==> flow/design.v <==
module ADD_step1
  (
   input  [31:0] floating_point1_in,
   input  [31:0] floating_point2_in,
   output 	 sign_shifted,
   output [25:0] frac_shifted,
   output 	 sign_not_shifted,
   output [25:0] frac_not_shifted,
   output [7:0]  exp_max
   );
   reg  [7:0] 	 unsigned_exp_diff;
   reg 		 cmp_out;  
   wire [31:0] 	 floating_point_shift;
   wire [31:0] 	 floating_point_not_shift;
   reg  [31:0] 	 shifted_floating_point;
   int_compare cmp_exponents (
			      .exp1(floating_point1_in[30:23]), 
			      .exp2(floating_point2_in[30:23]),
			      .u_diff(unsigned_exp_diff),
			      .cmp_out(cmp_out)
			      );
   assign floating_point_shift = cmp_out ? floating_point1_in : floating_point2_in;
   assign floating_point_not_shift = cmp_out ? floating_point2_in : floating_point1_in;
   assign exp_max = cmp_out ? floating_point2_in[30:23] : floating_point1_in[30:23];
   right_shift shift_frac_with_smaller_exp (
	       .fraction({1'b1, floating_point_shift[22:0], 2'b0}),
	       .shift_amount(unsigned_exp_diff),
	       .result(frac_shifted)
	       );
   assign frac_not_shifted = {1'b1, floating_point_not_shift[22:0], 2'b0};
   assign sign_not_shifted = floating_point_not_shift[31];
   assign sign_shifted     = floating_point_shift[31];
endmodule
module ADD_step2
  (
   input  [25:0] frac1,
   input         sign1,
   input  [25:0] frac2,
   input         sign2,
   input  [7:0]  exp_max_in, 
   output        sign_out,
   output [25:0] sum,
   output        carry_out,
   output reg [7:0]  exp_max_out
   );
   reg [26:0] 	 frac1_signed;
   reg [26:0] 	 frac2_signed;
   reg [26:0] 	 sum_signed;
   always_comb begin : exp_max_assignment
      if(sum_signed == 0) exp_max_out = 8'b00000000;
      else exp_max_out = exp_max_in;
   end
   u_to_s change_to_signed1(
			    .sign(sign1),
			    .frac_unsigned(frac1),
			    .frac_signed(frac1_signed)
			    );
   u_to_s change_to_signed2(
			    .sign(sign2),
			    .frac_unsigned(frac2),
			    .frac_signed(frac2_signed)
			    );
  adder_26b add_signed_fracs(
			     .frac1(frac1_signed),
			     .frac2(frac2_signed),
			     .sum(sum_signed),
			     .ovf(carry_out)
			     );
   s_to_u change_to_unsigned(
			     .frac_signed(sum_signed),
			     .sign(sign_out),
			     .frac_unsigned(sum)
			     );
endmodule
module ADD_step3
  (
   input 	 ovf_in,
   input 	 unf_in,
   input 	 dz,  
   input 	 inv,
   input [2:0] 	 frm,
   input [7:0] 	 exponent_max_in,
   input 	 sign_in,
   input [25:0]  frac_in,
   input 	 carry_out,
   output [31:0] floating_point_out,
   output [4:0]  flags
   );
   wire        inexact;
   wire        sign;
   wire [7:0]  exponent;
   wire [22:0] frac;
   assign {sign, exponent, frac} = floating_point_out;
   reg [7:0] exp_minus_shift_amount;
   reg [25:0] shifted_frac;
   reg [7:0]  shifted_amount;
   reg [7:0]  exp_out;
   reg        ovf;
   reg        unf;
   left_shift shift_left (
			  .fraction(frac_in),
			  .result(shifted_frac),
			  .shifted_amount(shifted_amount)
			  );
   subtract SUB (
		 .exp1(exponent_max_in),
		 .shifted_amount(shifted_amount),
		 .result(exp_minus_shift_amount)
		 );
   reg [24:0] round_this;
   always_comb begin
      ovf = 0;
      unf = 0;
      if(carry_out == 1) begin
	 round_this = frac_in[25:1];
	 exp_out    = exponent_max_in + 1;
	 if((exponent_max_in == 8'b11111110) && (~unf_in)) ovf = 1;
      end
      else begin
	 round_this = shifted_frac[24:0];
	 exp_out    = exp_minus_shift_amount;
	 if(({1'b0, exponent_max_in} < shifted_amount) && (~ovf_in)) unf = 1;
      end
   end
   reg [31:0] round_out;
   logic round_flag;
   rounder ROUND (
		  .frm(frm),
		  .sign(sign_in),
		  .exp_in(exp_out),
		  .fraction(round_this),
		  .round_out(round_out),
		  .rounded(round_flag)
		  );
   assign inexact                  = ovf_in | ovf | unf_in | unf | round_flag;
   assign flags                    = {inv, dz, (ovf | ovf_in), (unf | unf_in), inexact};
   assign floating_point_out[31]   = round_out[31];
   assign floating_point_out[30:0] = inv    ? 31'b1111111101111111111111111111111 :
				     ovf_in ? 31'b1111111100000000000000000000000 :
				     ovf    ? 31'b1111111100000000000000000000000 :
				     unf_in ? 31'b0000000000000000000000000000000 :
				     unf    ? 31'b0000000000000000000000000000000 :
				     round_out[30:0];
endmodule
module MUL_step1
  (
   input  [31:0] fp1_in,
   input  [31:0] fp2_in,
   output        sign1,
   output        sign2,
   output [7:0]  exp1,
   output [7:0]  exp2,
   output [25:0] product,
   output        carry_out
   );
   assign sign1 = fp1_in[31];
   assign sign2 = fp2_in[31];
   assign exp1  = fp1_in[30:23];
   assign exp2  = fp2_in[30:23];
   mul_26b MUL (
		.frac_in1({1'b1, fp1_in[22:0], 2'b00}),
		.frac_in2({1'b1, fp2_in[22:0], 2'b00}),
		.frac_out(product),
		.overflow(carry_out)
		);
endmodule  
module MUL_step2
  (
   input        sign1,
   input        sign2,
   input  [7:0] exp1,
   input  [7:0] exp2,
   output       sign_out,
   output [7:0] sum_exp,
   output reg   ovf,
   output reg   unf,
   input        carry
   );
   adder_8b add_EXPs(
		     .carry(carry),
		     .exp1(exp1),
		     .exp2(exp2),
		     .sum(sum_exp),
		     .ovf(ovf),
		     .unf(unf)
		     );
   assign sign_out = sign1 ^ sign2;
endmodule
module int_compare(
	input      [7:0] exp1,
	input      [7:0] exp2,
	output     [7:0] u_diff,
	output reg       cmp_out
);
wire [8:0] u_exp1 = {1'b0, exp1};
wire [8:0] u_exp2 = {1'b0, exp2}; 
reg  [8:0] diff;
assign u_diff = diff[7:0];
always_comb begin 
	diff = u_exp1 - u_exp2;
	case(diff[8]) 
		1'b0: cmp_out = 1'b0;
		1'b1: begin
		      cmp_out = 1'b1; 
		      diff = -diff;
		      end
	endcase
end 
endmodule
module right_shift(
	input      [25:0] fraction,
	input      [7:0]  shift_amount,
	output reg [25:0] result
);
	always_comb begin
		case(shift_amount)
			0 : result = fraction;
			1 : result =  {1'd0, fraction[25:1]}; 
			2 : result =  {2'd0, fraction[25:2]};
			3 : result =  {3'd0, fraction[25:3]};
			4 : result =  {4'd0, fraction[25:4]};
			5 : result =  {5'd0, fraction[25:5]};
			6 : result =  {6'd0, fraction[25:6]};
			7 : result =  {7'd0, fraction[25:7]};
			8 : result =  {8'd0, fraction[25:8]};
			9 : result =  {9'd0, fraction[25:9]};
			10: result = {10'd0, fraction[25:10]}; 
			11: result = {11'd0, fraction[25:11]};
			12: result = {12'd0, fraction[25:12]};
			13: result = {13'd0, fraction[25:13]};
			14: result = {14'd0, fraction[25:14]};
			15: result = {15'd0, fraction[25:15]};
			16: result = {16'd0, fraction[25:16]};
			17: result = {17'd0, fraction[25:17]};
			18: result = {18'd0, fraction[25:18]};
			19: result = {19'd0, fraction[25:19]};
			20: result = {20'd0, fraction[25:20]};
			21: result = {21'd0, fraction[25:21]};
			22: result = {22'd0, fraction[25:22]};
			23: result = {23'd0, fraction[25:23]};
			24: result = {24'd0, fraction[25:24]};
			25: result = {25'd0, fraction[25]};
		   default: result = 26'd0;
	        endcase
	end
endmodule
module u_to_s(
	input             sign,
	input      [25:0] frac_unsigned,
	output reg [26:0] frac_signed
);
always_comb begin
	frac_signed = {1'b0, frac_unsigned};
	if(sign == 1) begin
		frac_signed = -frac_signed;
	end
end
endmodule
module s_to_u(
	input      [26:0] frac_signed,
	output reg        sign,
	output     [25:0] frac_unsigned
);
reg [26:0] rfrac_signed;
assign frac_unsigned = rfrac_signed[25:0];
always_comb begin
        sign = 0;
	rfrac_signed = frac_signed;
	if(frac_signed[26] == 1) begin
		rfrac_signed = -frac_signed;
		sign         = 1;
	end
end
endmodule
module adder_26b(
	input      [26:0] frac1,
	input      [26:0] frac2, 
	output reg [26:0] sum, 
	output reg        ovf
);
always_comb begin 
   sum = frac1 + frac2;
   ovf = 0;
   if(frac1[26] == 1 && frac2[26]== 1 && sum[26] == 0) begin
      ovf = 1;
      sum[26] = 1;
   end
   if(frac1[26] == 0 && frac2[26]== 0 && sum[26] == 1) begin
      ovf = 1;
      sum[26] = 0;
   end
end
endmodule
module mul_26b
(
 input  [25:0] frac_in1,
 input  [25:0] frac_in2,
 output [25:0] frac_out,
 output        overflow
 );
   reg 	[51:0] frac_out_52b;
   assign overflow = frac_out_52b[51];
   assign frac_out = frac_out_52b[50:25];
   always_comb begin : MULTIPLY
      frac_out_52b = frac_in1 * frac_in2;
   end
endmodule   
module adder_8b(
	input carry,
	input [7:0]  exp1,
	input [7:0]  exp2, 
	output [7:0] sum, 
	output 	     ovf,
	output 	     unf
);
   reg [7:0] 	     r_exp1;
   reg [7:0] 	     r_exp2;
   reg [7:0] 	     r_sum;
   always_comb begin
      r_exp1 = exp1 - 8'b10000000;
      r_exp2 = exp2 - 8'b10000000;
      r_sum  = r_exp1 + r_exp2;
   end
   assign sum = (exp1 + exp2) - 8'b10000000;  
   assign ovf = r_sum[7] && ~r_exp1[7] && ~r_exp2[7];
   assign unf = ((carry != 1) || (sum != 8'b11111111)) && (~r_sum[7] && r_exp1[7] && r_exp2[7]);
endmodule
module subtract
(
 input  [7:0] exp1,
 input  [7:0] shifted_amount,
 output [7:0] result
);
   reg [8:0]  u_exp1;
   reg [8:0]  u_shifted_amount;
   reg [8:0]  u_result;
always_comb   begin
   u_exp1           = {1'b0, exp1};
   u_shifted_amount = {1'b0,shifted_amount};
   u_result         = u_exp1 - u_shifted_amount;
end
   assign result = u_result[7:0];
endmodule  
module rounder(
	       input      [2:0]  frm,
	       input 		 sign,
	       input      [7:0]  exp_in,
	       input      [24:0] fraction,
	       output reg [31:0] round_out,
	       output            rounded
	       );
   reg        round_amount;
   localparam RNE = 3'b000;
   localparam RZE = 3'b001;
   localparam RDN = 3'b010;
   localparam RUP = 3'b011;
   localparam RMM = 3'b100;
   always_comb begin
      round_amount = 0;
      if(fraction[24:2] != '1) begin
	 if(frm == RNE) begin
	    if(fraction[1:0] == 2'b11)
	      round_amount = 1;
	 end
	 else if(frm == RZE) begin
	    round_amount = 0;
	 end
	 else if(frm == RDN) begin
	 if(sign == 1 && ((fraction[0] == 1) || (fraction[1] == 1)))
	    round_amount = 1;
	 end
	 else if(frm == RUP) begin
	    if(sign == 0 && ((fraction[0] == 1) || (fraction[1] == 1)))
	      round_amount = 1;
	 end
	 else if(frm == RMM) begin
	    if(fraction[1] == 1)
	      round_amount = 1;
	 end
      end  
   end  
   assign rounded   = round_amount;
   assign round_out = {sign, exp_in, fraction[24:2] + round_amount};
endmodule
module left_shift(
	input      [25:0] fraction,
	output reg [25:0] result,
	output reg [7:0] shifted_amount
);
	always_comb begin
	        result = fraction; 
	        shifted_amount = 0;
		casez(fraction) 
			26'b01????????????????????????: begin result = {fraction[24:0], 1'd0}; shifted_amount = 1;  end
			26'b001???????????????????????: begin result = {fraction[23:0], 2'd0}; shifted_amount = 2;  end
			26'b0001??????????????????????: begin result = {fraction[22:0], 3'd0}; shifted_amount = 3;  end 
			26'b00001?????????????????????: begin result = {fraction[21:0], 4'd0}; shifted_amount = 4;  end
			26'b000001????????????????????: begin result = {fraction[20:0], 5'd0}; shifted_amount = 5;  end
			26'b0000001???????????????????: begin result = {fraction[19:0], 6'd0}; shifted_amount = 6;  end
			26'b00000001??????????????????: begin result = {fraction[18:0], 7'd0}; shifted_amount = 7;  end 
			26'b000000001?????????????????: begin result = {fraction[17:0], 8'd0}; shifted_amount = 8;  end
			26'b0000000001????????????????: begin result = {fraction[16:0], 9'd0}; shifted_amount = 9;  end
			26'b00000000001???????????????: begin result = {fraction[15:0],10'd0}; shifted_amount = 10; end
			26'b000000000001??????????????: begin result = {fraction[14:0],11'd0}; shifted_amount = 11; end
			26'b0000000000001?????????????: begin result = {fraction[13:0],12'd0}; shifted_amount = 12; end
			26'b00000000000001????????????: begin result = {fraction[12:0],13'd0}; shifted_amount = 13; end
			26'b000000000000001???????????: begin result = {fraction[11:0],14'd0}; shifted_amount = 14; end
			26'b0000000000000001??????????: begin result = {fraction[10:0],15'd0}; shifted_amount = 15; end
			26'b00000000000000001?????????: begin result = {fraction[9:0], 16'd0}; shifted_amount = 16; end
			26'b000000000000000001????????: begin result = {fraction[8:0], 17'd0}; shifted_amount = 17; end
			26'b0000000000000000001???????: begin result = {fraction[7:0], 18'd0}; shifted_amount = 18; end
			26'b00000000000000000001??????: begin result = {fraction[6:0], 19'd0}; shifted_amount = 19; end
			26'b000000000000000000001?????: begin result = {fraction[5:0], 20'd0}; shifted_amount = 20; end
			26'b0000000000000000000001????: begin result = {fraction[4:0], 21'd0}; shifted_amount = 21; end
			26'b00000000000000000000001???: begin result = {fraction[3:0], 22'd0}; shifted_amount = 22; end
			26'b000000000000000000000001??: begin result = {fraction[2:0], 23'd0}; shifted_amount = 23; end
			26'b0000000000000000000000001?: begin result = {fraction[1:0], 24'd0}; shifted_amount = 24; end
			26'b00000000000000000000000001: begin result = {fraction[0],   25'd0}; shifted_amount = 25; end
		endcase
	end
endmodule
module FPU_top_level
(
 input 	       clk,
 input 	       nrst,
 input  [31:0] floating_point1,
 input  [31:0] floating_point2,
 input  [2:0]  frm,
 input  [6:0]  funct7,
 output [31:0] floating_point_out,
 output [4:0]  flags
 );
   reg [2:0]   frm2;
   reg [2:0]   frm3;
   reg [6:0]   funct7_2;
   reg [6:0]   funct7_3;
   localparam ADD = 7'b0100000;
   localparam MUL = 7'b0000010;
   reg 	       sign_shifted;
   reg [25:0]  frac_shifted;
   reg 	       sign_not_shifted;
   reg [25:0]  frac_not_shifted;
   reg [7:0]   exp_max;
   reg         mul_sign1;
   reg         mul_sign2;
   reg [7:0]   mul_exp1;
   reg [7:0]   mul_exp2;
   reg [25:0]  product;
   reg         mul_carry_out;
   reg [61:0]  step1_to_step2;
   reg [61:0]  nxt_step1_to_step2;
   reg        add_sign_out;
   reg [25:0] add_sum;
   reg 	      add_carry_out;
   reg [7:0]  add_exp_max;
   reg        mul_sign_out;
   reg [7:0]  sum_exp;
   reg        mul_ovf;
   reg        mul_unf;
   reg        inv;
   reg        inv2;
   reg        inv3;
   reg [37:0] step2_to_step3;
   reg [37:0] nxt_step2_to_step3;
        ADD_step1 addStep1(
			   .floating_point1_in(floating_point1),
			   .floating_point2_in(floating_point2),
			   .sign_shifted(sign_shifted),
			   .frac_shifted(frac_shifted),
			   .sign_not_shifted(sign_not_shifted),
			   .frac_not_shifted(frac_not_shifted),
			   .exp_max(exp_max)
			   );
        MUL_step1 mulStep1(
			   .fp1_in(floating_point1),
			   .fp2_in(floating_point2),
			   .sign1(mul_sign1),
			   .sign2(mul_sign2),
			   .exp1(mul_exp1),
			   .exp2(mul_exp2),
			   .product(product),
			   .carry_out(mul_carry_out)
			   );
   always_comb begin : check_for_invalid_op
      inv = 0;
      if(funct7 == ADD) begin
	 if((floating_point1[30:0] == 31'h7F800000) && 
	    (floating_point2[30:0] == 31'h7F800000) && 
	    (floating_point1[31] ^ floating_point2[31])) begin
	        inv = 1;
	 end
      end
      if(funct7 == MUL) begin
	 if(((floating_point1[30:0] == 31'h00000000)  &&
	     (floating_point2[30:0] == 31'h7F800000)) ||
	    ((floating_point1[30:0] == 31'h7F800000)  &&
	     (floating_point2[30:0] == 31'h00000000))) begin
	        inv = 1;
	 end
      end
   end  
   always_comb begin : select_op_step1to2
      nxt_step1_to_step2 = '0;
      case(funct7)
	ADD: begin
	   nxt_step1_to_step2[61]    = sign_shifted;
	   nxt_step1_to_step2[60:35] = frac_shifted;
	   nxt_step1_to_step2[34]    = sign_not_shifted;
	   nxt_step1_to_step2[33:8]  = frac_not_shifted;
	   nxt_step1_to_step2[7:0]   = exp_max;
	end
	MUL: begin
	   nxt_step1_to_step2[61]    = mul_sign1;
	   nxt_step1_to_step2[60]    = mul_sign2;
           nxt_step1_to_step2[59:52] = mul_exp1;
	   nxt_step1_to_step2[51:44] = mul_exp2;
	   nxt_step1_to_step2[43:18] = product;
	   nxt_step1_to_step2[17]    = mul_carry_out;
	end
      endcase  
   end  
   always_ff @ (posedge clk, negedge nrst) begin : STEP1_to_STEP2
      if(nrst == 0) begin
         frm2           <= 0;
	 step1_to_step2 <= 0;
         funct7_2       <= 0;
	 inv2           <= 0;
      end
      else begin
         frm2           <= frm;
	 step1_to_step2 <= nxt_step1_to_step2;
	 funct7_2       <= funct7;
	 inv2           <= inv;
      end
   end 
	 ADD_step2 add_step2 (
			      .frac1(step1_to_step2[60:35]),     
			      .sign1(step1_to_step2[61]),        
			      .frac2(step1_to_step2[33:8]),      
			      .sign2(step1_to_step2[34]),        
			      .exp_max_in(step1_to_step2[7:0]),  
			      .sign_out(add_sign_out),
			      .sum(add_sum),
			      .carry_out(add_carry_out),
			      .exp_max_out(add_exp_max)
			      );
         MUL_step2 mul_step2 (
			      .sign1(step1_to_step2[61]),    
			      .sign2(step1_to_step2[60]),    
			      .exp1(step1_to_step2[59:52]),  
			      .exp2(step1_to_step2[51:44]),  
			      .sign_out(mul_sign_out),
			      .sum_exp(sum_exp),
			      .ovf(mul_ovf),
			      .unf(mul_unf),
			      .carry(step1_to_step2[17])
			      );
   always_comb begin : select_op_step2to3
      nxt_step2_to_step3 = '0;
      case(funct7_2)
	ADD: begin
	   nxt_step2_to_step3[37:36]= 2'b00;
	   nxt_step2_to_step3[35]   = add_sign_out;
	   nxt_step2_to_step3[34:9] = add_sum;
	   nxt_step2_to_step3[8]    = add_carry_out;
	   nxt_step2_to_step3[7:0]  = add_exp_max;
	end
	MUL: begin
	   nxt_step2_to_step3[37]   = mul_ovf;
       	   nxt_step2_to_step3[36]   = mul_unf;	      
	   nxt_step2_to_step3[35]   = mul_sign_out;
	   nxt_step2_to_step3[34:9] = step1_to_step2[43:18];  
	   nxt_step2_to_step3[8]    = step1_to_step2[17];     
	   nxt_step2_to_step3[7:0]  = sum_exp;
	end
      endcase  
   end  
   always_ff @ (posedge clk, negedge nrst) begin : STEP2_to_STEP3
      if(nrst == 0) begin
	 funct7_3       <= 0;
         step2_to_step3 <= 0;
	 frm3           <= 0;
	 inv3           <= 0;
      end
      else begin
	 funct7_3       <= funct7_2;
	 step2_to_step3 <= nxt_step2_to_step3;
	 frm3           <= frm2;
	 inv3           <= inv2;
      end 
   end  
   reg o;
   always_comb begin
      if((step2_to_step3[7:0] == 8'b11111111) && (step2_to_step3[36] == 1'b0) && (step2_to_step3[8] == 0)) o = 1;
      else o = step2_to_step3[37]; 
   end
   ADD_step3 step3 (
		    .ovf_in(o),
		    .unf_in(step2_to_step3[36]),
		    .dz(1'b0),
		    .inv(inv3),
		    .frm(frm3),
		    .exponent_max_in(step2_to_step3[7:0]),
		    .sign_in(step2_to_step3[35]),
		    .frac_in(step2_to_step3[34:9]),
		    .carry_out(step2_to_step3[8]),
		    .floating_point_out(floating_point_out),
		    .flags(flags)
		    );
 endmodule
* Step by step through the tools: FPU_top_level
The steps from the RTL of FPU_top_level to its reports follow in flow order.
Lines are those of the file above, counted from 1.
Library cell names are shortened.
A cell with n/a has no value.
- Top module :: FPU_top_level
- Clock input :: clk
- Cell library :: sky130hd
- Library corner :: tt_025C_1v80

* After elaboration
Source: Yosys, flattened and elaborated, memories not mapped. Widths are those after wreduce; folded enables and synchronous resets count as part of the registers. Registers that Yosys merges into a memory's read port (data or address) are not register bits. Print and check cells do not count. Equal cells are merged and count once.
- $add $sub $neg :: 14
- Multipliers :: 1
- Magnitude comparators :: 1
- Eq/ne operators :: 65
- Muxes and demuxes :: 59
- Bitwise logic cells :: 19
- Reductions and logical operators :: 27
** Operators with widths (count)
- multiplier 24 x 24 -> 48 bit :: 1
- parallel mux 26 bit (select 26 bit) :: 1
- parallel mux 25 bit (select 25 bit) :: 1
- 2-to-1 mux 31 bit :: 5
- parallel mux 5 bit (select 25 bit) :: 1
- == test 8 x 5 -> 1 bit with constant B :: 10
- == test 8 x 4 -> 1 bit with constant B :: 8
- 2-to-1 mux 32 bit :: 2
- parallel mux 8 bit (select 2 bit) :: 4
- == test 31 bit with constant B :: 2
- zero test 31 bit :: 2
- negator 26 -> 27 bit :: 2
- 2-to-1 mux 27 bit :: 2
- parallel mux 26 bit (select 2 bit) :: 1
- == test 8 x 3 -> 1 bit with constant B :: 4
- parallel mux 16 bit (select 2 bit) :: 1
- 2-to-1 mux 8 bit :: 4
- adder 27 bit :: 1
- zero test 27 bit :: 1
- == test 26 x 1 -> 1 bit with constant B :: 1
- negator 26 bit :: 1
- 2-to-1 mux 26 bit :: 1
- 2-to-1 mux 1 bit :: 26
- == test 25 x 1 -> 1 bit with constant B :: 1
- 2-to-1 mux 25 bit :: 1
- == test 24 x 1 -> 1 bit with constant B :: 1
- subtractor 8 bit with constant B :: 3
- adder 23 x 1 -> 23 bit :: 1
Not listed: further kinds 47, cells in them 97.
- Register bits :: 115
- Bits of input ports :: 76
- Output and inout bits :: 37
- Cells after elaboration :: 193

* Longest topological paths
Longest topological path by Yosys (ltp), each cell counted once; first at word level (registers and memories cut), then after technology mapping (sequential cells cut; the memories' decode and read muxes count).
- Depth after elaboration :: 17
- ABC_AREA :: 1
- Mapped depth :: 33
- Gate-level depth less buffers :: 31

* Mapped cells and area
Yosys stat after the flow's synthesis: flattened, memories mapped to cells. It holds for the ABC_AREA given above (unset counts as 0); a run with the other value may have another netlist.
The area totals of this step are shown rounded.
** Cells by type
- fa_1 :: count 489, area in all 9.79E+03 µm²
- nand2_1 :: count 1312, area in all 4.92E+03 µm²
- inv_1 :: count 1183, area in all 4.44E+03 µm²
- ha_1 :: count 228, area in all 2.85E+03 µm²
- dfrtp_1 :: count 113, area in all 2.83E+03 µm²
- nor2_1 :: count 624, area in all 2.34E+03 µm²
- nand3_1 :: count 280, area in all 1.4E+03 µm²
- o21ai_0 :: count 228, area in all 1.14E+03 µm²
- a21oi_1 :: count 203, area in all 1.02E+03 µm²
- clkbuf_1 :: count 201, area in all 754.474 µm²
- o22ai_1 :: count 87, area in all 544.272 µm²
- nand4_1 :: count 78, area in all 487.968 µm²
- xor2_1 :: count 55, area in all 481.712 µm²
- nor3_1 :: count 60, area in all 300.288 µm²
- nor4_1 :: count 33, area in all 206.448 µm²
- buf_2 :: count 40, area in all 200.192 µm²
- xnor2_1 :: count 22, area in all 192.685 µm²
- o21ai_1 :: count 24, area in all 120.115 µm²
Not listed: further types 45, cells in them 218.
- Mapped cells :: 5478
- Cell area after synthesis :: 36000 µm²
- Sequential part of the area :: 2800 µm²
- Mapped flip-flops :: 113
- Buffer cells :: 262

* Timing after synthesis
Path of least setup slack by OpenSTA after synthesis, without wires, with an ideal clock, recovery checks aside; 20% of the period is set as input and as output delay. Where synthesis merged equal registers, the netlist keeps one of their names.
- Path kind :: input to register
- Start point :: input floating_point2[3]
- End point :: register step1_to_step2[17]
- Clock period :: 10.0 ns
- Input delay :: 2.000 ns
- Setup time :: 0.120 ns
- Launch time at the first pin :: 2.000 ns
- Data arrival time :: 8.004 ns
- Data required time :: 9.880 ns
- Slack :: 1.875 ns
- Delay of the path :: 6.124 ns
- Stages on the path :: 32
- Buffers on the path :: 2
- Synthesis period reached :: 8.125 ns
"delay of the path" = arrival - input delay + setup time.
"stages on the path" counts driving pins, that of a launching flip-flop among them; a cell with two outputs on the path counts twice.
"synthesis period reached" = period - worst setup slack (recovery checks aside). The figure is calculated, with input and output delays left at 20% of the set period.
The rows between start and end are the longest chain of elaborated cells between them; the timing report does not say that the signal goes this way. Where chains are equally long, one stands for them.
Each line given opens the expression or statement behind the cell; cells for indexed reads and writes are added by Yosys, which also makes memories of some case tables.
- Cells stage by stage :: clkbuf_1 > clkbuf_1 > nand2_1 > fa_1 > inv_1 > fa_1 > inv_1 > fa_1 > inv_1 > fa_1 > inv_1 > fa_1 > inv_1 > fa_1 > inv_1 > fa_1 > inv_1 > ha_1 > a21oi_1 > inv_1 > a21oi_1 > nor2_1 > o21ai_0 > o211a_1 > nand2_1 > nand2_1 > nand2_1 > nand3_1 > nand2_1 > or2_2 > nand3_1 > nand2_1
- Cells in the longest elaborated chain :: 2
- Elaborated cells between the ends (all ways) :: 2
- Source lines of those cells :: 2
- Those cells by class :: 1 x mul; 1 x mux
** Ends and longest elaborated chain, post-synthesis
- start: declaration :: line 427 : input  [31:0] floating_point2,
- multiplier 24 x 24 -> 48 bit :: line 305 : frac_out_52b = frac_in1 * frac_in2;
- parallel mux 1 bit (select 2 bit) :: line 504 : case(funct7)
- end: assignment :: line 525 : step1_to_step2 <= 0;
- end: assignment :: line 531 : step1_to_step2 <= nxt_step1_to_step2;
- end: declaration :: line 450 : reg [61:0]  step1_to_step2;

* Timing after layout
From the final timing report of run 1: the path of least setup slack in the routed layout; clock arrival at registers is part of the times.
- Path kind :: input to register
- Start point :: input floating_point1[16]
- End point :: register step1_to_step2[42]
- Clock period :: 13.9 ns
- Input delay :: 2.78 ns
- Setup time :: 0.14 ns
- Launch time at the first pin :: 2.78 ns
- Data arrival time :: 11.44 ns
- Data required time :: 14.18 ns
- Slack :: 2.75 ns
- Stages on the path :: 30
- Buffers on the path :: 3
The rows between start and end are the longest chain of elaborated cells between them; the timing report does not say that the signal goes this way. Where chains are equally long, one stands for them.
- Cells stage by stage :: clkdlybuf4s50_1 > clkbuf_1 > clkbuf_1 > nand2_1 > inv_1 > fa_1 > fa_1 > inv_1 > fa_1 > inv_1 > fa_1 > inv_1 > fa_1 > inv_1 > fa_1 > inv_1 > fa_1 > inv_1 > ha_1 > a21oi_1 > inv_1 > a31oi_1 > o21ai_0 > o21ai_0 > nand3_1 > nand3_1 > o2111ai_1 > or2_2 > nand3_1 > nand2_1
- Cells in the longest elaborated chain :: 3
- Elaborated cells between the ends (all ways) :: 4
- Source lines of those cells :: 4
- Those cells by class :: 1 x mul; 3 x mux
** Ends and longest elaborated chain, post-layout
- start: declaration :: line 426 : input  [31:0] floating_point1,
- 2-to-1 mux 32 bit :: line 22 : assign floating_point_shift = cmp_out ? floating_point1_in : floating_point2_in;
- parallel mux 26 bit (select 26 bit) :: line 216 : case(shift_amount)
- parallel mux 9 bit (select 2 bit) :: line 504 : case(funct7)
- end: assignment :: line 525 : step1_to_step2 <= 0;
- end: assignment :: line 531 : step1_to_step2 <= nxt_step1_to_step2;
- end: declaration :: line 450 : reg [61:0]  step1_to_step2;

Module FPU_top_level, platform sky130hd: 5 stored runs of the flow (Yosys, OpenROAD) with differing settings, in no particular order. Input and output delays are each 20% of the period that was set; the output load is 0.01 pF.
"achieved clock period" = clock period - worst setup slack. The figure is calculated, with input and output delays left at 20% of the set period.
"worst setup path time" = time allowed to the worst setup path (clock period - input delay - output delay, where it has them) - its slack; a late launch clock adds to it, a late capture clock takes from it.
Values from the reports are rounded here.

** Run 1
- Settings :: ABC_AREA=1; CAP_MARGIN=10; CELL_PAD_IN_SITES_DETAIL_PLACEMENT=0; CORE_MARGIN=3; CORE_UTILIZATION=61; CTS_CLUSTER_DIAMETER=107; CTS_CLUSTER_SIZE=37; GPL_TIMING_DRIVEN=0; PLACE_DENSITY_LB_ADDON=0.06; TNS_END_PERCENT=15; period_ns=13.9; SLEW_MARGIN=20
- Standard-cell area of the final layout :: 38000 µm²
- Chip area in the Yosys report :: 36000 µm²
- Setup TNS :: 0.000 ns
- Worst setup path time :: 8.37 ns
- Worst setup path kind :: input to register
- Worst setup slack after layout :: 2.7 ns
- Final utilization :: 67 %
- Achieved clock period :: 11.152 ns
- Worst hold slack :: 0.35 ns
- Total die area :: 61000 µm²

** Run 2
- Settings :: CAP_MARGIN=15; CORE_ASPECT_RATIO=1.59; CORE_UTILIZATION=47; CTS_CLUSTER_DIAMETER=102; CTS_CLUSTER_SIZE=43; MAX_ROUTING_LAYER=met4; PLACE_DENSITY=0.67; SETUP_SLACK_MARGIN=-0.59; TNS_END_PERCENT=60; period_ns=9.37; CORE_MARGIN=2; SLEW_MARGIN=20
- Standard-cell area of the final layout :: 38000 µm²
- Chip area in the Yosys report :: 34000 µm²
- Setup TNS :: -0.29 ns
- Worst setup path time :: 7.60 ns
- Worst setup path kind :: input to register
- Worst setup slack after layout :: -0.10 ns
- Final utilization :: 54 %
- Achieved clock period :: 9.473 ns
- Worst hold slack :: 0.35 ns
- Total die area :: 74000 µm²

** Run 3
- Settings :: ABC_AREA=0; CELL_PAD_IN_SITES_GLOBAL_PLACEMENT=2; CORE_UTILIZATION=71; CTS_CLUSTER_SIZE=31; GPL_TIMING_DRIVEN=1; PLACE_DENSITY_LB_ADDON=0.2; SLEW_MARGIN=30; TNS_END_PERCENT=60; period_ns=8.52; CAP_MARGIN=20; CORE_MARGIN=2
- Outcome :: not finished: placement ended with error FLW-0024

** Run 4
- Settings :: CELL_PAD_IN_SITES_DETAIL_PLACEMENT=2; CORE_ASPECT_RATIO=1.9; CORE_UTILIZATION=41; CTS_CLUSTER_DIAMETER=248; GPL_ROUTABILITY_DRIVEN=1; GPL_TIMING_DRIVEN=1; HOLD_SLACK_MARGIN=-0.03; MAX_ROUTING_LAYER=met4; PLACE_DENSITY=0.83; SETUP_SLACK_MARGIN=1.87; SLEW_MARGIN=20; period_ns=7.44; CAP_MARGIN=20; CORE_MARGIN=2
- Outcome :: not finished: clock tree synthesis ended with error DPL-0033

** Run 5
- Settings :: ABC_AREA=0; CELL_PAD_IN_SITES_GLOBAL_PLACEMENT=2; CORE_UTILIZATION=71; CTS_CLUSTER_DIAMETER=197; CTS_CLUSTER_SIZE=12; GPL_TIMING_DRIVEN=1; HOLD_SLACK_MARGIN=0.15; PLACE_DENSITY_LB_ADDON=0.2; SLEW_MARGIN=30; TNS_END_PERCENT=60; period_ns=8.52; CAP_MARGIN=20; CORE_MARGIN=2
- Outcome :: not finished: placement ended with error FLW-0024
